==> flow/design.v <==
module B2BCD_IP #(parameter WIDTH = 4, parameter DIGIT = 2)(
    Binary_code,
    BCD_code
);
input  [WIDTH-1: 0]   Binary_code;
output [4*DIGIT-1: 0]    BCD_code;
wire [4*DIGIT-1: 0] shift_result [2:WIDTH-1];
wire [4*DIGIT-1: 0]   add_result [2:WIDTH-2];
genvar i, j;
generate
    for(i=2; i<WIDTH; i=i+1)begin : loop_shift
        if(i==2)begin
            assign shift_result[i] = {{(4*DIGIT-3){1'b0}}, Binary_code[WIDTH-1 : WIDTH-3]};
        end
        else begin
            assign shift_result[i] = {add_result[i-1][4*DIGIT-2: 0], Binary_code[WIDTH-i-1]};
        end   
    end
    for(i=2; i<WIDTH-1; i=i+1)begin : loop_add1
        for(j=0; j<DIGIT; j=j+1)begin
            assign add_result[i][4*j+3:4*j] = (shift_result[i][4*j+3:4*j] > 4)? shift_result[i][4*j+3:4*j] + 3 : shift_result[i][4*j+3:4*j]; 
        end      
    end
endgenerate
assign BCD_code = shift_result[WIDTH-1];
endmodule
module UT_TOP (
    clk, 
    rst_n, 
    in_valid, 
    in_time,
    out_valid, 
    out_display, 
    out_day
);
input        clk, rst_n, in_valid;
input [30:0] in_time;
output reg       out_valid;
output reg [3:0] out_display;
output reg [2:0] out_day;
reg  [3:0]  current_state, next_state;
parameter IDLE       = 4'd0  ;
parameter INPUT      = 4'd1  ;
parameter CAL_16YEAR = 4'd2  ;
parameter CAL_4YEAR  = 4'd3  ;
parameter CAL_YEAR   = 4'd4  ;
parameter CAL_MONTH  = 4'd5  ;
parameter CAL_DAY    = 4'd6  ;
parameter CAL_4HOUR  = 4'd7  ;
parameter CAL_HOUR   = 4'd8  ;
parameter CAL_15MIN  = 4'd9  ;
parameter CAL_MIN    = 4'd10 ;
parameter CAL_SEC    = 4'd11 ;
parameter OUT        = 4'd12 ;
parameter time_16years      = 31'd504921600;   
parameter time_4years       = 31'd126230400;   
parameter time_common_years = 31'd31536000;    
parameter time_leap_years   = 31'd31622400;    
parameter time_odd_month    = 31'd2678400;     
parameter time_even_month   = 31'd2592000;     
parameter time_leap_month   = 31'd2505600;     
parameter time_com_month    = 31'd2419200;     
parameter time_day          = 31'd86400;       
parameter time_4hour        = 31'd14400;       
parameter time_hour         = 31'd3600;        
parameter time_15minute     = 31'd900;         
parameter time_minute       = 31'd60;          
reg [3:0] counter;
reg [30:0] in_time_reg;
reg leap;
reg [10:0] year;
reg [3:0]  month;
reg [4:0]  day;
reg [4:0]  hour;
reg [5:0]  minute;
reg [5:0]  second;
wire [10:0] temp_year;
wire [3:0]  temp_month;
wire [2:0]  week;
reg  [10:0] Binary_code;
wire [15:0] BCD_code;
assign temp_year =  (month < 3)? year-1 : year;
assign temp_month = (month < 3)? month + 12 : month;
assign week = (day + 2*temp_month + 3*(temp_month + 1)/5 + temp_year + temp_year/4 - temp_year/100 + temp_year/400 + 1) % 7;
B2BCD_IP #(11, 4) I_B2BCD_IP ( .Binary_code(Binary_code), .BCD_code(BCD_code) );
always @(*)begin
    case (counter)
        0 : Binary_code = year; 
        1 : Binary_code = year;
        2 : Binary_code = year;
        3 : Binary_code = year;
        4 : Binary_code = {7'b0, month};
        5 : Binary_code = {7'b0, month};
        6 : Binary_code = {6'b0, day};
        7 : Binary_code = {6'b0, day};
        8 : Binary_code = {6'b0, hour};
        9 : Binary_code = {6'b0, hour};
        10: Binary_code = {5'b0, minute};
        11: Binary_code = {5'b0, minute};
        12: Binary_code = {5'b0, second};
        13: Binary_code = {5'b0, second};  
        default: Binary_code = year;
    endcase
end
always @(*) begin
    leap = (year[1:0] == 2'b00)? 1: 0;
end
always @(posedge clk or negedge rst_n) begin
    if(!rst_n)begin
        in_time_reg <= 0;
    end
    else if(in_valid)begin
        in_time_reg <= in_time;
    end
    else if(next_state == CAL_16YEAR)begin
        in_time_reg <= (in_time_reg < time_16years)? in_time_reg : in_time_reg - time_16years;
    end
    else if(next_state == CAL_4YEAR)begin
        in_time_reg <= (in_time_reg < time_4years)? in_time_reg : in_time_reg - time_4years;
    end
    else if(next_state == CAL_YEAR)begin
        if(leap)
            in_time_reg <= (in_time_reg < time_leap_years)? in_time_reg : in_time_reg - time_leap_years;
        else
            in_time_reg <= (in_time_reg < time_common_years)? in_time_reg : in_time_reg - time_common_years;
    end
    else if(next_state == CAL_MONTH)begin
        if(month == 2 && leap) 
            in_time_reg <= (in_time_reg < time_leap_month)? in_time_reg: in_time_reg - time_leap_month;
        else if(month == 2 && !leap) 
            in_time_reg <= (in_time_reg < time_com_month)? in_time_reg: in_time_reg - time_com_month;
        else if(month == 1 || month == 3 || month == 5  || month == 7 || month == 8 || month == 10 || month == 12) 
            in_time_reg <= (in_time_reg < time_odd_month)? in_time_reg: in_time_reg - time_odd_month;
        else 
            in_time_reg <= (in_time_reg < time_even_month)? in_time_reg: in_time_reg - time_even_month;
    end
    else if(next_state == CAL_DAY)begin
        in_time_reg <= (in_time_reg < time_day)? in_time_reg: in_time_reg - time_day;
    end
    else if(next_state == CAL_4HOUR)begin
        in_time_reg <= (in_time_reg < time_4hour)? in_time_reg: in_time_reg - time_4hour;
    end
    else if(next_state == CAL_HOUR)begin
        in_time_reg <= (in_time_reg < time_hour)? in_time_reg: in_time_reg - time_hour;
    end
    else if(next_state == CAL_15MIN)begin
        in_time_reg <= (in_time_reg < time_15minute)? in_time_reg: in_time_reg - time_15minute;
    end
    else if(next_state == CAL_MIN)begin
        in_time_reg <= (in_time_reg < time_minute)? in_time_reg: in_time_reg - time_minute;
    end
end
always @(posedge clk or negedge rst_n) begin
    if(!rst_n)begin
        year <= 'd1970;
    end
    else if(next_state == CAL_16YEAR)begin
        year <= (in_time_reg < time_16years)? year: year + 'd16;
    end
    else if(next_state == CAL_4YEAR)begin
        year <= (in_time_reg < time_4years)? year: year + 'd4;
    end
    else if(next_state == CAL_YEAR)begin
        if(leap)
            year <= (in_time_reg < time_leap_years)? year: year + 'd1;
        else
            year <= (in_time_reg < time_common_years)? year: year + 'd1;
    end
    else if(next_state == IDLE)begin
        year <= 'd1970;
    end
end
always @(posedge clk or negedge rst_n) begin
    if(!rst_n)begin
        month <= 'd1;
    end
    else if(next_state == CAL_MONTH)begin
        if(month == 2 && leap) 
            month <= (in_time_reg < time_leap_month)? month: month + 'd1;
        else if(month == 2 && !leap) 
            month <= (in_time_reg < time_com_month)? month: month + 'd1;
        else if(month == 1 || month == 3 || month == 5  || month == 7 || month == 8 || month == 10 || month == 12)
            month <= (in_time_reg < time_odd_month)? month: month + 'd1;
        else 
            month <= (in_time_reg < time_even_month)? month: month + 'd1;
    end
    else if(next_state == IDLE)begin
        month <= 'd1;
    end
end
always @(posedge clk or negedge rst_n) begin
    if(!rst_n)begin
        day <= 'd1;
    end
    else if(next_state == CAL_DAY)begin
        day <= (in_time_reg < time_day)? day : day + 'd1;
    end
    else if(next_state == IDLE)begin
        day <= 'd1;
    end
end
always @(posedge clk or negedge rst_n) begin
    if(!rst_n)begin
        hour <= 'd0;
    end
    else if(next_state == CAL_4HOUR)begin
        hour <= (in_time_reg < time_4hour)? hour : hour + 'd4;
    end
    else if(next_state == CAL_HOUR)begin
        hour <= (in_time_reg < time_hour)? hour : hour + 'd1;
    end
    else if(next_state == IDLE)begin
        hour <= 'd0;
    end
end
always @(posedge clk or negedge rst_n) begin
    if(!rst_n)begin
        minute <= 'd0;
    end
    else if(next_state == CAL_15MIN)begin
        minute <= (in_time_reg < time_15minute)? minute : minute + 'd15;
    end
    else if(next_state == CAL_MIN)begin
        minute <= (in_time_reg < time_minute)? minute : minute + 'd1;
    end
    else if(next_state == IDLE)begin
        minute <= 'd0;
    end
end
always @(*)begin
    second = in_time_reg[5:0];
end
always @(posedge clk or negedge rst_n) begin
    if(!rst_n)begin
        counter <= 'd0;
    end
    else if(next_state == OUT)begin
        counter <= counter + 1;
    end
    else if(next_state == IDLE)begin
        counter <= 'd0;
    end
end
always@(posedge clk or negedge rst_n)begin
    if(!rst_n)begin
        current_state <= IDLE;
    end
    else begin
        current_state <= next_state;
    end
end
always@(*)begin
    if(!rst_n)
        next_state = IDLE ;
    else begin
        case(current_state)
        IDLE:
            next_state = (!in_valid)? IDLE : INPUT;
        INPUT:
            next_state = CAL_16YEAR;
        CAL_16YEAR:
            next_state = (in_time_reg < time_16years)? CAL_4YEAR : CAL_16YEAR;
        CAL_4YEAR:
            next_state = (in_time_reg < time_4years)? CAL_YEAR : CAL_4YEAR;
        CAL_YEAR:begin
            if(leap) 
                next_state = (in_time_reg < time_leap_years)? CAL_MONTH : CAL_YEAR;
            else 
                next_state = (in_time_reg < time_common_years)? CAL_MONTH : CAL_YEAR;
        end
        CAL_MONTH:begin
            if(month == 2 && leap) 
                next_state = (in_time_reg < time_leap_month)? CAL_DAY : CAL_MONTH;
            else if(month == 2 && !leap) 
                next_state = (in_time_reg < time_com_month)? CAL_DAY : CAL_MONTH;
            else if(month == 1 || month == 3 || month == 5  || month == 7 || month == 8 || month == 10 || month == 12) 
                next_state = (in_time_reg < time_odd_month)? CAL_DAY : CAL_MONTH;
            else 
                next_state = (in_time_reg < time_even_month)? CAL_DAY : CAL_MONTH;
        end 
        CAL_DAY:
            next_state = (in_time_reg < time_day)? CAL_4HOUR : CAL_DAY;  
        CAL_4HOUR:
            next_state = (in_time_reg < time_4hour)? CAL_HOUR : CAL_4HOUR;
        CAL_HOUR:
            next_state = (in_time_reg < time_hour)? CAL_15MIN : CAL_HOUR;
        CAL_15MIN:
            next_state = (in_time_reg < time_15minute)? CAL_MIN : CAL_15MIN;
        CAL_MIN:
            next_state = (in_time_reg < time_minute)? OUT : CAL_MIN;
        OUT:
            next_state = (counter == 14)? IDLE : OUT;
        default :
            next_state = IDLE ;
        endcase
    end
end
always @(posedge clk or negedge rst_n) begin
    if (!rst_n) out_valid <= 'd0;
    else if(next_state == OUT) out_valid <= 'd1;
	else out_valid <= 'd0; 
end
always @(posedge clk or negedge rst_n) begin
	if (!rst_n) out_display <= 'd0;
    else if(next_state == OUT)begin
        case (counter)
            0 : out_display <= BCD_code[15:12];
            1 : out_display <= BCD_code[11:8];
            2 : out_display <= BCD_code[7:4];
            3 : out_display <= BCD_code[3:0];
            4 : out_display <= BCD_code[7:4];
            5 : out_display <= BCD_code[3:0];
            6 : out_display <= BCD_code[7:4];
            7 : out_display <= BCD_code[3:0];
            8 : out_display <= BCD_code[7:4];
            9 : out_display <= BCD_code[3:0];
            10: out_display <= BCD_code[7:4];
            11: out_display <= BCD_code[3:0];
            12: out_display <= BCD_code[7:4];
            13: out_display <= BCD_code[3:0];
        endcase
    end 
	else out_display <= 'd0;
end
always @(posedge clk or negedge rst_n) begin
	if (!rst_n) out_day <= 'd0;
    else if(next_state == OUT) out_day <= week;
	else out_day <= 'd0;
end
endmodule
Step by step through the tools: UT_TOP. The steps from the RTL of UT_TOP to its reports follow in flow order. Lines are those of the file above, counted from 1. Operators: Yosys type, input widths -> output width; for muxes data width and select width s. Cell names lack the library's common part. A cell with n/a has no value.

Top module: UT_TOP. Clock: clk. Standard-cell library: sky130hd. Corner: tt_025C_1v80.

Word level. Source: Yosys, flattened and elaborated, memories not mapped. Widths are those after wreduce. Registers that Yosys merges into a memory's read port (data or address) are not register bits. Print and check cells do not count. Equal cells are merged and count once.

Cells after elaboration: 333. The figure for input port bits is 34. The figure for register bits is 78.

For eq/ne operators the number is 70. The entry for muxes and demuxes reads 115. Under reductions and logical operators stands 33. The figure for $lt $le $gt $ge is 40. The entry for divide/modulo/power cells reads 4. The figure for add/sub/neg operators is 59. The entry for multiply operators reads 1.

Operators by type and width (count): $mux 31 (27); $div 11x9->32 const B (1); $div 11x7->32 const B (1); $mux 4 (37); $sub 31x22->31 const B (4); $lt 31x22->1 const B (4); $mux 11 (10); $div 32x3->32 const B (1); $mod 32x3->32 const B (1); $gt 4x3->1 const B (22); $add 4x2->4 const B (18); $eq 4x4->1 const B (18); $sub 31x25->31 const B (2); $lt 31x25->1 const B (2); $eq 4x3->1 const B (14); $pmux 11 s5 (1); $pmux 4 s12 (1); $mux 5 (8); $add 32x1->32 const B (1); $add 32x11->32 (1); $add 32x32->32 (1); $sub 32x32->32 (1); $add 32x9->32 (1); $eq 4x2->1 const B (8); $add 6x32->32 (1); $sub 31x10->31 const B (1); $lt 31x10->1 const B (1); $sub 31x12->31 const B (1).

Other operator kinds: 61; their cells: 133.

Longest topological paths. Longest topological path by Yosys (ltp), each cell counted once; first at word level (registers and memories cut), then after technology mapping (sequential cells cut; the memories' decode and read muxes count).

The entry for depth in word-level cells reads 23. The figure for ABC_AREA is 0. For depth in mapped cells the number is 77. For mapped depth without buffers the number is 72.

Synthesis result. Yosys stat after the flow's synthesis: flattened, memories mapped to cells. It holds for the ABC_AREA given above (unset counts as 0); a run with the other value may have another netlist. The area totals of this step are shown rounded.

Under chip area (Yosys) stands 15440 um^2. The figure for flip-flops is 86. For buffer cells the number is 127. For sequential area the number is 2165 um^2. Under mapped cells stands 2182.

Cells by type: dfrtp_1 (count 76, area in all 1.9E+03 um^2); ha_1 (count 130, area in all 1626.56 um^2); nand2_1 (count 245, area in all 919.632 um^2); a21oi_1 (count 175, area in all 875.84 um^2); o21ai_0 (count 174, area in all 870.835 um^2); nor2_1 (count 202, area in all 758.227 um^2); xnor2_1 (count 75, area in all 656.88 um^2); inv_1 (count 125, area in all 469.2 um^2); fa_1 (count 23, area in all 460.442 um^2); nand3_1 (count 84, area in all 420.403 um^2); clkbuf_1 (count 97, area in all 364.099 um^2); o211ai_1 (count 48, area in all 360.346 um^2); mux2i_1 (count 33, area in all 330.317 um^2); nor3_1 (count 62, area in all 310.298 um^2); a31oi_1 (count 44, area in all 275.264 um^2); dfstp_2 (count 10, area in all 262.752 um^2); xor2_1 (count 30, area in all 262.752 um^2); mux2_2 (count 18, area in all 202.694 um^2).

Not listed: further types 93, cells in them 531. By module: a second synthesis without flattening, with its own total; a netlist apart from the flattened one above.

Under cells (unflattened synthesis) stands 2248. Area total of the unflattened synthesis: 16150 um^2.

Each row is one instance without its submodules.

By module: UT_TOP (times used 1, sequential area 2165 um^2, area 13840 um^2, cells 1934); B2BCD_IP (times used 1, sequential area 0.0 um^2, area 2317 um^2, cells 314).

Timing after synthesis. OpenSTA on the mapped netlist: ideal clock, no wires. The path of least setup slack (recovery checks aside). Input and output delay are each 20% of the period. Register names are those of the netlist, which keeps one name where synthesis merged equal registers.

Path kind: register to register. Start point: reg month[2]. End point: reg out_day[0]. The figure for data required time is 14868 ps. The entry for path buffers reads 4. For period the number is 15000 ps. For delay of the path the number is 15876 ps. For slack the number is -876 ps. The figure for driving pins on the path is 73. Arrival time: 15744 ps. The entry for synthesis period reached reads 15876 ps.

"delay of the path" is the arrival time less input delay plus setup time. "driving pins on the path": output pins that drive a net of the path, with the launching flip-flop's if there is one; two outputs of one cell count as two. "synthesis period reached" = period - worst setup slack (recovery checks aside). The figure is calculated, with input and output delays left at 20% of the set period. At most two assigning lines are given for a register; there are more.

Cell sequence: dfrtp_1 inv_1 ha_1 a21boi_1 buf_1 xnor2_1 nor2_1 xor2_1 ha_1 a21o_1 a21oi_1 clkbuf_1 inv_1 ha_1 nor2_1 a21oi_1 a21oi_1 nor2_1 [37 not listed] mux2_4 o31a_1 or2_1 a211o_1 nand2_1 ha_1 inv_1 a22oi_1 a32oi_1 nor2_1 o21ai_0 o21a_1 ha_1 inv_1 a41oi_1 a32oi_1 xor2_1 nor2_1. For elaborated cells on any way between the ends the number is 40. Those cells by class: add/sub (9); mul (1); div (4); compare (1); eq/ne (9); mux (8); reduce/logical (8).

Ends and longest elaborated chain, post-synthesis: start: declaration (RTL line 72) `reg [3:0]  month;`; start: assignment (RTL line 179) `month <= (in_time_reg < time_leap_month)? month: month + 'd1;`; start: assignment (RTL line 181) `month <= (in_time_reg < time_com_month)? month: month + 'd1;`; end: assignment (RTL line 326) `if (!rst_n) out_day <= 'd0;`; end: assignment (RTL line 327) `else if(next_state == OUT) out_day <= week;`; end: declaration (RTL line 40) `output reg [2:0] out_day;`.

Chain of elaborated cells between the ends: none given.

Path in the finished layout. Path of least setup slack in the final report of flow run B (OpenROAD, finished layout, wires in). Where an end is a register, its clock arrival counts in the times. The report prints the path's times to 10 ps; the period is as set.

Path kind: register to register. Start point: reg month[0]. End point: reg out_day[1]. The figure for data required time is 15280 ps. The entry for path buffers reads 5. The figure for driving pins on the path is 74. Arrival time: 14930 ps. For slack the number is 350 ps. For period the number is 15000 ps.

At most two assigning lines are given for a register; there are more.

Cell sequence: dfstp_2 ha_4 a21boi_2 buf_6 xnor2_4 nor2_4 xor2_2 ha_4 a21o_1 a21oi_2 xor2_1 nor2_1 inv_1 ha_4 nor2_4 a21oi_2 a21oi_2 nor2_2 [38 not listed] and2_4 mux2_4 o31a_1 or2_1 a211o_1 nand2_2 ha_4 inv_4 a22oi_2 a32oi_2 nor2_2 o21a_1 ha_2 inv_2 a41oi_2 a32oi_2 or2_1 o211a_1. For elaborated cells on any way between the ends the number is 40. Those cells by class: add/sub (9); mul (1); div (4); compare (1); eq/ne (9); mux (8); reduce/logical (8).

Ends and longest elaborated chain, post-layout: start: declaration (RTL line 72) `reg [3:0]  month;`; start: assignment (RTL line 179) `month <= (in_time_reg < time_leap_month)? month: month + 'd1;`; start: assignment (RTL line 181) `month <= (in_time_reg < time_com_month)? month: month + 'd1;`; end: assignment (RTL line 326) `if (!rst_n) out_day <= 'd0;`; end: assignment (RTL line 327) `else if(next_state == OUT) out_day <= week;`; end: declaration (RTL line 40) `output reg [2:0] out_day;`.

Chain of elaborated cells between the ends: none given.

Below are 5 stored runs of the flow (Yosys, OpenROAD; platform sky130hd) on UT_TOP, each with its settings and what was measured, unordered. Constraints: input delay and output delay 20% of the set period each, output load 0.01 pF. By "reached clock period" is meant the clock period of the run minus its worst setup slack. This is arithmetic on one report: input and output delays are still those of the set period (20% each). "critical setup path time" is the time allowed to the run's worst setup path (the clock period less input and output delay, where it has them) less its slack. Clock arrival times count: a late capture clock shortens it, a late launch clock lengthens it. "critical setup path time" is given in steps of 10 ps. The results are shown rounded.

Flow run A has these settings: ABC_AREA 1; CAP_MARGIN 30; CELL_PAD_IN_SITES_DETAIL_PLACEMENT 2; CELL_PAD_IN_SITES_GLOBAL_PLACEMENT 1; CORE_UTILIZATION 51; MIN_ROUTING_LAYER met2; PLACE_DENSITY_LB_ADDON 0.02; TNS_END_PERCENT 30; period_ns 8.3; CORE_MARGIN 2; SLEW_MARGIN 20. Outcome: no final report: placement broke off with DPL-0033.

Flow run B has these settings: CELL_PAD_IN_SITES_DETAIL_PLACEMENT 2; CELL_PAD_IN_SITES_GLOBAL_PLACEMENT 2; CORE_MARGIN 3; CORE_UTILIZATION 19; CTS_CLUSTER_DIAMETER 191; MAX_ROUTING_LAYER met4; period_ns 15.0; CAP_MARGIN 20; SLEW_MARGIN 20. The chip area in the Yosys report comes to 15,440 um^2. The measured die footprint is 84,720 um^2. The standard-cell area after layout comes to 19,280 um^2. The utilization after routing stands at 0.242. The worst setup slack after layout reads 352 ps. The setup total negative slack comes to 0 ps. The worst hold slack in the final report comes to 525 ps. The reached clock period comes to 14,648 ps. The critical setup path time stands at 14,650 ps. Worst setup path kind: register to register.

Flow run C has these settings: ABC_AREA 0; CAP_MARGIN 15; CELL_PAD_IN_SITES_DETAIL_PLACEMENT 1; CORE_ASPECT_RATIO 1.24; CORE_MARGIN 2; CORE_UTILIZATION 17; CTS_CLUSTER_SIZE 54; GPL_ROUTABILITY_DRIVEN 0; GPL_TIMING_DRIVEN 0; HOLD_SLACK_MARGIN 0.21; MIN_ROUTING_LAYER met1; PLACE_DENSITY_LB_ADDON 0.05; SLEW_MARGIN 10; period_ns 12.9. The chip area in the Yosys report comes to 15,440 um^2. The measured die footprint is 93,270 um^2. The standard-cell area after layout comes to 19,600 um^2. The utilization after routing stands at 0.217. The worst setup slack after layout reads -2,047 ps. The setup total negative slack comes to -5,928 ps. The worst hold slack in the final report comes to 511 ps. The reached clock period comes to 14,947 ps. The critical setup path time stands at 14,950 ps. Worst setup path kind: register to register.

Flow run D has these settings: CELL_PAD_IN_SITES_DETAIL_PLACEMENT 1; CELL_PAD_IN_SITES_GLOBAL_PLACEMENT 1; CORE_MARGIN 3; CORE_UTILIZATION 18; CTS_CLUSTER_DIAMETER 191; CTS_CLUSTER_SIZE 82; GPL_ROUTABILITY_DRIVEN 0; GPL_TIMING_DRIVEN 0; MAX_ROUTING_LAYER met5; PLACE_DENSITY 0.63; SETUP_SLACK_MARGIN 0.24; period_ns 12.2; CAP_MARGIN 20; SLEW_MARGIN 20. The chip area in the Yosys report comes to 15,440 um^2. The measured die footprint is 89,340 um^2. The standard-cell area after layout comes to 19,690 um^2. The utilization after routing stands at 0.233. The worst setup slack after layout reads -2,542 ps. The setup total negative slack comes to -7,606 ps. The worst hold slack in the final report comes to 507 ps. The reached clock period comes to 14,742 ps. The critical setup path time stands at 14,740 ps. Worst setup path kind: register to register.

Flow run E has these settings: CAP_MARGIN 35; CORE_ASPECT_RATIO 0.58; CORE_MARGIN 2; CORE_UTILIZATION 45; CTS_CLUSTER_DIAMETER 387; CTS_CLUSTER_SIZE 59; GPL_ROUTABILITY_DRIVEN 1; GPL_TIMING_DRIVEN 1; HOLD_SLACK_MARGIN 0.24; MIN_ROUTING_LAYER met2; PLACE_DENSITY_LB_ADDON 0.12; SETUP_SLACK_MARGIN -1.97; TNS_END_PERCENT 35; period_ns 25.0; SLEW_MARGIN 20. Outcome: no final report: routing broke off with GRT-0116.
